==> flow/design.v <==
module axi_stream_insert_header #(
    parameter DATA_WD = 32,
    parameter DATA_BYTE_WD = DATA_WD / 8,
    parameter BYTE_CNT_WD = $clog2(DATA_BYTE_WD)
) (
    input clk,
    input rst_n,
    input valid_in,
    input [DATA_WD-1 : 0] data_in,
    input [DATA_BYTE_WD-1 : 0] keep_in,
    input last_in,
    output ready_in,
    output valid_out,
    output [DATA_WD-1 : 0] data_out,
    output [DATA_BYTE_WD-1 : 0] keep_out,
    output last_out,
    input ready_out,
    input valid_insert,
    input [DATA_WD-1 : 0] header_insert,
    input [DATA_BYTE_WD-1 : 0] keep_insert,
    input [BYTE_CNT_WD : 0] byte_insert_cnt,
    output ready_insert
);
function [BYTE_CNT_WD:0]count_1;
    input [DATA_BYTE_WD-1:0] data_in;
    reg [BYTE_CNT_WD:0]cnt,n;
begin
    cnt=0;
    for (n=0;n<DATA_BYTE_WD; n=n+1) begin
        if(data_in[n])
            cnt = cnt+1'b1; 
            count_1 =cnt;
    end
end
endfunction
localparam IDEL = 4'b0001;
localparam HAEDER_INSERT = 4'b0010;
localparam WAIT = 4'b0100;
localparam IN_OUT = 4'b1000;
reg [3:0] current_state;
reg [3:0] next_state;
reg [BYTE_CNT_WD : 0] byte_insert_cnt_temp;
reg [DATA_BYTE_WD-1 : 0] keep_insert_temp;
reg [DATA_WD-1:0] mem [0:4];
reg [1:0] addr_in;
reg [1:0] addr_out;
reg[4:0] cnt_temp;
reg [DATA_BYTE_WD-1 : 0] keepin_last;
wire [BYTE_CNT_WD:0] keepin_last_count;
wire [4:0] out_cnt ;
reg [2*DATA_WD-1 : 0] data_out_reg;
reg [2*DATA_BYTE_WD-1 : 0] keep_out_reg;
reg last_out_reg;
reg [4:0]cnt_out_temp;
    assign keepin_last_count = count_1(keepin_last); 
    assign ready_in = (current_state == HAEDER_INSERT || current_state==IN_OUT)?1'b1:1'b0;
    assign ready_insert = (current_state == IDEL)?1'b1:1'b0;
    assign valid_out = (current_state == IN_OUT)?1'b1:1'b0;
    assign out_cnt = (keepin_last_count+byte_insert_cnt_temp>DATA_BYTE_WD)?cnt_temp+1'b1:cnt_temp; 
    always @(posedge clk or negedge rst_n) begin
        if(!rst_n)begin
            current_state <= IDEL;
        end else begin
            current_state <= next_state;
        end
    end
    always @(*) begin
        next_state = IDEL;
        case (current_state)
            IDEL:begin
                if(valid_insert && ready_insert) 
                    next_state = HAEDER_INSERT;
                else 
                    next_state = IDEL;     
            end
            HAEDER_INSERT:begin
                if(ready_out && addr_in == 2'd3) 
                    next_state = IN_OUT;
                else if(addr_in == 2'd3)
                    next_state = WAIT; 
                else
                    next_state = HAEDER_INSERT;     
            end
            WAIT:begin
                if(valid_in && ready_out) 
                    next_state = IN_OUT;
                else 
                    next_state = WAIT;     
            end
            IN_OUT:begin
                if(last_out) 
                    next_state = IDEL;
                else 
                    next_state = IN_OUT;     
            end
            default: next_state = IDEL;
        endcase    
    end
    always @(posedge clk or negedge rst_n) begin
        if(!rst_n)begin
            byte_insert_cnt_temp <= 'b0;
            keep_insert_temp <= 'b0;
        end else if(valid_insert && ready_insert) begin
            byte_insert_cnt_temp <= byte_insert_cnt; 
            keep_insert_temp <= keep_insert;
        end else begin
            byte_insert_cnt_temp <= byte_insert_cnt_temp;
            keep_insert_temp <= keep_insert_temp;
        end
    end
    integer k;
    always @(posedge clk or negedge rst_n) begin
        if(!rst_n)begin
            addr_in <= 2'd0;
            cnt_temp <= 5'b0;
            keepin_last <= 'b0; 
            for(k=0;k<=4;k=k+1) 
               mem[k] <= 32'b0;        
        end else if(valid_insert && ready_insert && addr_in==2'd0) begin 
            addr_in <= addr_in + 1'b1;
            mem[addr_in] <= header_insert;
            cnt_temp <= 5'b0;
            keepin_last <= 'b0;
        end else if (valid_in && ready_in && last_in) begin 
            addr_in <= addr_in + 1'b1;
            mem[addr_in] <= data_in;
            cnt_temp <= cnt_temp + 1'b1;
            keepin_last <= keep_in;
        end else if (valid_in && ready_in) begin 
            addr_in <= addr_in + 1'b1;
            mem[addr_in] <= data_in;
            cnt_temp <= cnt_temp + 1'b1;
            keepin_last <= keepin_last;
        end else begin
            addr_in <= addr_in;
            cnt_temp <= cnt_temp;
            keepin_last <= keepin_last;
        end
    end
    always @(posedge clk or negedge rst_n) begin
        if(!rst_n)begin
            data_out_reg <= 'b0;
            keep_out_reg <= 'b0;
            last_out_reg <= 1'b0;
            addr_out <= 'b0;
            cnt_out_temp <= 'b0;
        end else if((current_state==HAEDER_INSERT || current_state==WAIT) && next_state == IN_OUT) begin 
            data_out_reg <= {mem[addr_out],mem[addr_out+1]} << (DATA_BYTE_WD - byte_insert_cnt)*8;
            keep_out_reg <= {DATA_BYTE_WD{1'b1}};
            last_out_reg <= 1'b0;
            addr_out <= addr_out + 1'b1;
            cnt_out_temp <= cnt_out_temp+1'b1;
        end else if (valid_out && ready_out) begin
            data_out_reg <= {mem[addr_out],mem[addr_out+1]} << (DATA_BYTE_WD - byte_insert_cnt)*8; 
            addr_out <= addr_out + 1'b1;
            cnt_out_temp <= cnt_out_temp+1'b1;
            if (cnt_out_temp == out_cnt-1'b1) begin
            last_out_reg <= 1'b1;
            keep_out_reg <= {keep_insert_temp,keepin_last} << (DATA_BYTE_WD - byte_insert_cnt);            
            end else begin                                                                                                                                           
            last_out_reg <= 1'b0;
            keep_out_reg <= {DATA_BYTE_WD{1'b1}};               
            end
        end else begin
            data_out_reg <= data_out_reg;
            keep_out_reg <= keep_out_reg;
            last_out_reg <= 1'b0;
            addr_out <= 'b0;
            cnt_out_temp <= 'b0;
        end
    end
    assign data_out = data_out_reg[2*DATA_WD-1:DATA_WD];
    assign keep_out = (out_cnt == cnt_temp)?keep_out_reg[2*DATA_BYTE_WD-1:DATA_BYTE_WD]:keep_out_reg[DATA_BYTE_WD-1:0];
    assign last_out = last_out_reg;
endmodule
; ---- Tool chain data of axi_stream_insert_header
; Each step is given for the RTL above and for the edited RTL.
; "before" refers to lines of the RTL above, "after" to lines of the edited file.
; "delta": "after" minus "before" as printed here. "change_rel_pct": 100 x difference / "before".
; Operators: Yosys type, input widths -> output width; for muxes data width and select width s.
; Cell names lack the library's common part.
; Not given: --
[design]
top = axi_stream_insert_header
clk_port = clk
cell_library = sky130hd
pvt_corner = tt_025C_1v80

; ---- Diff
; Unified diff, file above to edited file.
; This change comes from a script, not from a designer. The edited design behaves differently; no optimisation was intended.
; begin of diff
@@ -20,6 +20,10 @@
     input [DATA_BYTE_WD-1 : 0] keep_insert,
     input [BYTE_CNT_WD : 0] byte_insert_cnt,
-    output ready_insert
+    output ready_insert_pin
 );
+wire ready_insert;
+reg ready_insert_ff;
+always @(posedge clk) ready_insert_ff <= ready_insert;
+assign ready_insert_pin = ready_insert_ff;
 function [BYTE_CNT_WD:0]count_1;
     input [DATA_BYTE_WD-1:0] data_in;
; end of diff

; ---- Elaborated design
; Source: Yosys, flattened and elaborated. Widths are those after wreduce. Registers that Yosys merges into a memory's read port (data or address) are not register bits. Print and check cells do not count.
[bits]
columns = element, before, after, delta, change_rel_pct
row1 = register_bits, 230, 231, 1, 0.43
row2 = in_bits, 81, 81, 0, 0.00
[op_classes]
columns = element, before, after, delta, change_rel_pct
row1 = add_sub_neg, 11, 11, 0, 0.00
row2 = n_cmp, 1, 1, 0, 0.00
row3 = n_eq, 21, 21, 0, 0.00
row4 = shift, 3, 3, 0, 0.00
row5 = muxes, 63, 63, 0, 0.00
row6 = reduce_logical, 20, 20, 0, 0.00
[op_table]
columns = operator, before, after, delta, change_rel_pct
row1 = $mux 32, 26, 26, 0, 0.00
row2 = $logic_and 1x1->1, 8, 8, 0, 0.00
row3 = $mux 1, 7, 7, 0, 0.00
row4 = $mux 2, 6, 6, 0, 0.00
row5 = $mux 4, 6, 6, 0, 0.00
row6 = $mux 5, 6, 6, 0, 0.00
row7 = $eq 2x2->1 const B, 4, 4, 0, 0.00
row8 = $mux 3, 4, 4, 0, 0.00
row9 = $ne 2x1->1 const B, 4, 4, 0, 0.00
row10 = $reduce_and 2->1, 4, 4, 0, 0.00
row11 = $add 3x1->3 const B, 3, 3, 0, 0.00
row12 = $mux 8, 3, 3, 0, 0.00
row13 = $add 2x1->2 const B, 2, 2, 0, 0.00
row14 = $add 5x1->5 const B, 2, 2, 0, 0.00
row15 = $eq 2x1->1 const B, 2, 2, 0, 0.00
row16 = $eq 3x2->1 const B, 2, 2, 0, 0.00
row17 = $eq 4x4->1 const B, 2, 2, 0, 0.00
row18 = $eq 5x5->1, 2, 2, 0, 0.00
row19 = $logic_not 2->1, 2, 2, 0, 0.00
row20 = $logic_or 1x1->1, 2, 2, 0, 0.00
row21 = $mux 64, 2, 2, 0, 0.00
row22 = $reduce_bool 2->1, 2, 2, 0, 0.00
row23 = $shl 64x32->64, 2, 2, 0, 0.00
row24 = $add 2x1->3 const B, 1, 1, 0, 0.00
row25 = $add 3x3->4, 1, 1, 0, 0.00
row26 = $eq 3x1->1 const B, 1, 1, 0, 0.00
row27 = $eq 3x3->1 const B, 1, 1, 0, 0.00
row28 = $eq 4x1->1 const B, 1, 1, 0, 0.00
; The list need not be complete.

; ---- Logic depth
; Yosys ltp: most cells in a row. Word level: on the elaborated netlist, between registers, memories and ports. Mapped: between sequential cells and ports; inverters and the memories' decode and read muxes count.
[depth]
columns = element, before, after, delta, change_rel_pct
row1 = ltp_word, 15, 15, 0, 0.00
row2 = ABC_AREA, 0, 0, --, --
row3 = ltp_mapped, 14, 15, 1, 7.14
row4 = depth_no_buf, 13, 14, 1, 7.69

; ---- Mapped cells and area
; Yosys stat after the flow's synthesis: flattened, memories mapped to cells. It holds for the ABC_AREA given above (unset counts as 0); a run with the other value may have another netlist.
[by_type]
columns = cell_type, before, after, delta, change_rel_pct
row1 = nand2_1, 232, 278, 46, 19.83
row2 = a21oi_1, 58, 94, 36, 62.07
row3 = inv_1, 38, 15, -23, -60.53
row4 = o22ai_1, 4, 18, 14, 350.00
row5 = mux2i_1, 63, 50, -13, -20.63
row6 = nor2_1, 53, 65, 12, 22.64
row7 = a32o_1, 17, 5, -12, -70.59
row8 = a221oi_1, 12, 0, -12, -100.00
row9 = o211ai_1, 4, 16, 12, 300.00
row10 = a221o_1, 11, 0, -11, -100.00
row11 = a211oi_1, 3, 12, 9, 300.00
row12 = nand3_1, 21, 28, 7, 33.33
row13 = buf_2, 11, 18, 7, 63.64
row14 = a2111oi_0, 6, 0, -6, -100.00
row15 = o31ai_1, 7, 2, -5, -71.43
row16 = o32a_1, 5, 0, -5, -100.00
row17 = nor4_1, 2, 6, 4, 200.00
row18 = nand4_1, 1, 5, 4, 400.00
; The list need not be complete.
[synth_totals]
columns = element, before, after, delta, change_rel_pct
row1 = cells, 1276, 1339, 63, 4.94
row2 = synth_area_um2, 11400.9, 11517.3, 116.4, 1.02
row3 = ffs, 198, 199, 1, 0.51
row4 = buffers, 105, 107, 2, 1.90

; ---- Worst setup path after synthesis
; Source: OpenSTA report_checks on the synthesized netlist (no wires, ideal clock, input and output delay 20% of the period each), path of least setup slack; recovery checks are left aside. Register names are those of the netlist, which keeps one name where synthesis merged equal registers.
[synth_path]
columns = element, before, after, delta, change_rel_pct
row1 = kind, reg2out, reg2out, --, --
row2 = startpoint, register keepin_last[0], register keepin_last[0], --, --
row3 = endpoint, output keep_out[0], output keep_out[0], --, --
row4 = period_ns, 5.5, 5.5, 0.0, 0.00
row5 = output_delay_ns, 1.100, 1.100, 0.000, 0.00
row6 = arrival_time_ns, 2.766, 2.902, 0.136, 4.92
row7 = t_required_ns, 4.400, 4.400, 0.000, 0.00
row8 = setup_slack_ns, 1.634, 1.498, -0.136, --
row9 = path_delay_ns, 2.766, 2.902, 0.136, 4.92
row10 = driving_pins, 12, 11, -1, -8.33
row11 = path_buffers, 0, 1, 1, --
row12 = period_less_setup_slack_ns, 3.866, 4.002, 0.136, 3.52
; "path_delay_ns" = arrival - input delay + setup time.
; At an output port there is no setup time.
; "driving_pins": output pins that drive a net of the path, with the launching flip-flop's if there is one; two outputs of one cell count as two.
; "period_less_setup_slack_ns" is the clock period less the worst setup slack; recovery checks do not enter. This is arithmetic on one report: input and output delays are still those of the set period (20% each).
; The rows between start and end are the longest chain of elaborated cells between them; the timing report does not say that the signal goes this way. Where chains are equally long, one stands for them.
; Each line given opens the expression or statement behind the cell; cells for indexed reads and writes are added by Yosys, which also makes memories of some case tables.
; At most two assigning lines are given for a register; there are more.
[synth_via_before]
cell_sequence = dfrtp_1 > inv_1 > ha_1 > xor2_1 > ha_1 > mux2_2 > inv_1 > fa_1 > xnor2_1 > a21o_1 > nor2_2 > mux2_2
elab_chain_cells = 12
cells_between = 12
lines_between = 4
classes_between = add/sub (4); compare (1); eq/ne (1); mux (6)
[synth_rtl_before]
columns = element, line_no
row1 = start: declaration, 48  ; reg [DATA_BYTE_WD-1 : 0] keepin_last;
row2 = start: assignment, 128  ; keepin_last <= keep_in;
row3 = start: assignment, 133  ; keepin_last <= keepin_last;
row4 = $mux 1, 30  ; if(data_in[n])
row5 = $add 3x1->3, 31  ; cnt = cnt+1'b1;
row6 = $mux 3, 30
row7 = $add 3x1->3, 31
row8 = $mux 3, 30
row9 = $add 3x1->3, 31
row10 = $mux 3, 30
row11 = $add 3x3->4, 59  ; assign out_cnt = (keepin_last_count+byte_insert_cnt_temp>DATA_BYTE_WD)?cnt_temp+1'b1:cnt_temp;
row12 = $gt 4x3->1, 59
row13 = $mux 5, 59
row14 = $eq 5x5->1, 173  ; assign keep_out = (out_cnt == cnt_temp)?keep_out_reg[2*DATA_BYTE_WD-1:DATA_BYTE_WD]:keep_out_reg[DATA_BYTE_WD- ...
row15 = $mux 4, 173
row16 = end: declaration, 15  ; output [DATA_BYTE_WD-1 : 0] keep_out,
[synth_via_after]
cell_sequence = dfrtp_1 > inv_1 > ha_1 > xor2_1 > ha_1 > mux2_2 > ha_1 > a21o_1 > a221oi_4 > buf_6 > mux2_2
elab_chain_cells = 12
cells_between = 12
lines_between = 4
classes_between = add/sub (4); compare (1); eq/ne (1); mux (6)
[synth_rtl_after]
columns = element, line_no
row1 = start: declaration, 52  ; reg [DATA_BYTE_WD-1 : 0] keepin_last;
row2 = start: assignment, 132  ; keepin_last <= keep_in;
row3 = start: assignment, 137  ; keepin_last <= keepin_last;
row4 = $mux 1, 34  ; if(data_in[n])
row5 = $add 3x1->3, 35  ; cnt = cnt+1'b1;
row6 = $mux 3, 34
row7 = $add 3x1->3, 35
row8 = $mux 3, 34
row9 = $add 3x1->3, 35
row10 = $mux 3, 34
row11 = $add 3x3->4, 63  ; assign out_cnt = (keepin_last_count+byte_insert_cnt_temp>DATA_BYTE_WD)?cnt_temp+1'b1:cnt_temp;
row12 = $gt 4x3->1, 63
row13 = $mux 5, 63
row14 = $eq 5x5->1, 177  ; assign keep_out = (out_cnt == cnt_temp)?keep_out_reg[2*DATA_BYTE_WD-1:DATA_BYTE_WD]:keep_out_reg[DATA_BYTE_WD- ...
row15 = $mux 4, 177
row16 = end: declaration, 15  ; output [DATA_BYTE_WD-1 : 0] keep_out,

; ---- Timing after layout
; Path of least setup slack in the final report of each run of pair A (OpenROAD, finished layout, wires in). Where an end is a register, its clock arrival counts in the times.
[layout_path]
columns = element, before, after, delta, change_rel_pct
row1 = kind, reg2out, reg2out, --, --
row2 = startpoint, register keepin_last[1], register keepin_last[0], --, --
row3 = endpoint, output keep_out[1], output keep_out[3], --, --
row4 = period_ns, 5.09, 5.09, 0.00, 0.00
row5 = output_delay_ns, 1.02, 1.02, 0.00, 0.00
row6 = arrival_time_ns, 3.84, 3.82, -0.02, -0.52
row7 = t_required_ns, 4.07, 4.07, 0.00, 0.00
row8 = setup_slack_ns, 0.23, 0.25, 0.02, --
row9 = driving_pins, 13, 11, -2, -15.38
row10 = path_buffers, 1, 1, 0, 0.00
; The rows between start and end are the longest chain of elaborated cells between them; the timing report does not say that the signal goes this way. Where chains are equally long, one stands for them.
; At most two assigning lines are given for a register; there are more.
[layout_via_before]
cell_sequence = dfrtp_1 > inv_1 > ha_1 > xor2_1 > xor2_1 > ha_1 > inv_1 > fa_1 > xnor2_1 > a21o_1 > nor2_4 > mux2_2 > clkdlybuf4s50_1
elab_chain_cells = 10
cells_between = 10
lines_between = 4
classes_between = add/sub (3); compare (1); eq/ne (1); mux (5)
[layout_rtl_before]
columns = element, line_no
row1 = start: declaration, 48  ; reg [DATA_BYTE_WD-1 : 0] keepin_last;
row2 = start: assignment, 128  ; keepin_last <= keep_in;
row3 = start: assignment, 133  ; keepin_last <= keepin_last;
row4 = $mux 3, 30  ; if(data_in[n])
row5 = $add 3x1->3, 31  ; cnt = cnt+1'b1;
row6 = $mux 3, 30
row7 = $add 3x1->3, 31
row8 = $mux 3, 30
row9 = $add 3x3->4, 59  ; assign out_cnt = (keepin_last_count+byte_insert_cnt_temp>DATA_BYTE_WD)?cnt_temp+1'b1:cnt_temp;
row10 = $gt 4x3->1, 59
row11 = $mux 5, 59
row12 = $eq 5x5->1, 173  ; assign keep_out = (out_cnt == cnt_temp)?keep_out_reg[2*DATA_BYTE_WD-1:DATA_BYTE_WD]:keep_out_reg[DATA_BYTE_WD- ...
row13 = $mux 4, 173
row14 = end: declaration, 15  ; output [DATA_BYTE_WD-1 : 0] keep_out,
[layout_via_after]
cell_sequence = dfrtp_1 > inv_1 > ha_1 > xor2_1 > ha_1 > mux2_2 > ha_1 > a21o_1 > a221oi_4 > mux2_2 > clkdlybuf4s50_1
elab_chain_cells = 12
cells_between = 12
lines_between = 4
classes_between = add/sub (4); compare (1); eq/ne (1); mux (6)
[layout_rtl_after]
columns = element, line_no
row1 = start: declaration, 52  ; reg [DATA_BYTE_WD-1 : 0] keepin_last;
row2 = start: assignment, 132  ; keepin_last <= keep_in;
row3 = start: assignment, 137  ; keepin_last <= keepin_last;
row4 = $mux 1, 34  ; if(data_in[n])
row5 = $add 3x1->3, 35  ; cnt = cnt+1'b1;
row6 = $mux 3, 34
row7 = $add 3x1->3, 35
row8 = $mux 3, 34
row9 = $add 3x1->3, 35
row10 = $mux 3, 34
row11 = $add 3x3->4, 63  ; assign out_cnt = (keepin_last_count+byte_insert_cnt_temp>DATA_BYTE_WD)?cnt_temp+1'b1:cnt_temp;
row12 = $gt 4x3->1, 63
row13 = $mux 5, 63
row14 = $eq 5x5->1, 177  ; assign keep_out = (out_cnt == cnt_temp)?keep_out_reg[2*DATA_BYTE_WD-1:DATA_BYTE_WD]:keep_out_reg[DATA_BYTE_WD- ...
row15 = $mux 4, 177
row16 = end: declaration, 15  ; output [DATA_BYTE_WD-1 : 0] keep_out,

; ---- Measured runs
; Both versions went through the flow (Yosys, OpenROAD) with the same settings in each pair. Constraints: input delay and output delay 20% of the set period each, output load 0.01 pF.
[settings_pair_A]
CORE_UTILIZATION = 40
PLACE_DENSITY = 0.6
period_ns = 5.09
CAP_MARGIN = 20
CORE_MARGIN = 2
SLEW_MARGIN = 20
[results_pair_A]
columns = element, before, after, delta, change_rel_pct
row1 = synth_chip_area_um2, 11400.9, 11517.3, 116.4, 1.02
row2 = design.die.area_um2, 29868.5, 30166.5, 298.0, 1.00
row3 = stdcell_area_um2, 13588.0, 13633.1, 45.1, 0.33
row4 = post_route_util_pct, 48.6, 47.8, -0.8, --
row5 = setup_ws_ns, 0.233, 0.248, 0.015, --
row6 = final_setup_tns_ns, 0.000, 0.000, 0.000, --
row7 = hold_ws_ns, 0.477, 0.438, -0.039, --
row8 = fin_power_mw, 9.183, 9.404, 0.221, 2.41
row9 = timing.achieved_period_ns, 4.857, 4.842, -0.015, -0.31
[settings_pair_B]
ABC_AREA = 1
CAP_MARGIN = 20
CELL_PAD_IN_SITES_DETAIL_PLACEMENT = 2
CORE_ASPECT_RATIO = 0.7
CORE_MARGIN = 10
CORE_UTILIZATION = 24
CTS_CLUSTER_DIAMETER = 59
CTS_CLUSTER_SIZE = 77
GPL_TIMING_DRIVEN = 1
HOLD_SLACK_MARGIN = 0.24
MIN_ROUTING_LAYER = met2
PLACE_DENSITY = 0.49
period_ns = 5.48
SLEW_MARGIN = 20
[results_pair_B]
columns = element, before, after, delta, change_rel_pct
row1 = synth_chip_area_um2, 12270.5, 12235.5, -35.0, -0.29
row2 = design.die.area_um2, 60715.5, 60556.7, -158.8, -0.26
row3 = stdcell_area_um2, 14675.3, 14690.3, 15.0, 0.10
row4 = post_route_util_pct, 29.0, 29.0, 0.0, --
row5 = setup_ws_ns, 0.549, 0.585, 0.036, --
row6 = final_setup_tns_ns, 0.000, 0.000, 0.000, --
row7 = hold_ws_ns, 0.521, 0.431, -0.090, --
row8 = fin_power_mw, 10.283, 10.223, -0.060, -0.58
row9 = timing.achieved_period_ns, 4.931, 4.895, -0.036, -0.73
; "timing.achieved_period_ns": clock period set for the run, less the worst setup slack. It is reckoned from that one timing run; input and output delays stay at 20% of the period that was set.
; "fin_power_mw" is the tool's figure for a default switching activity; nothing was simulated.
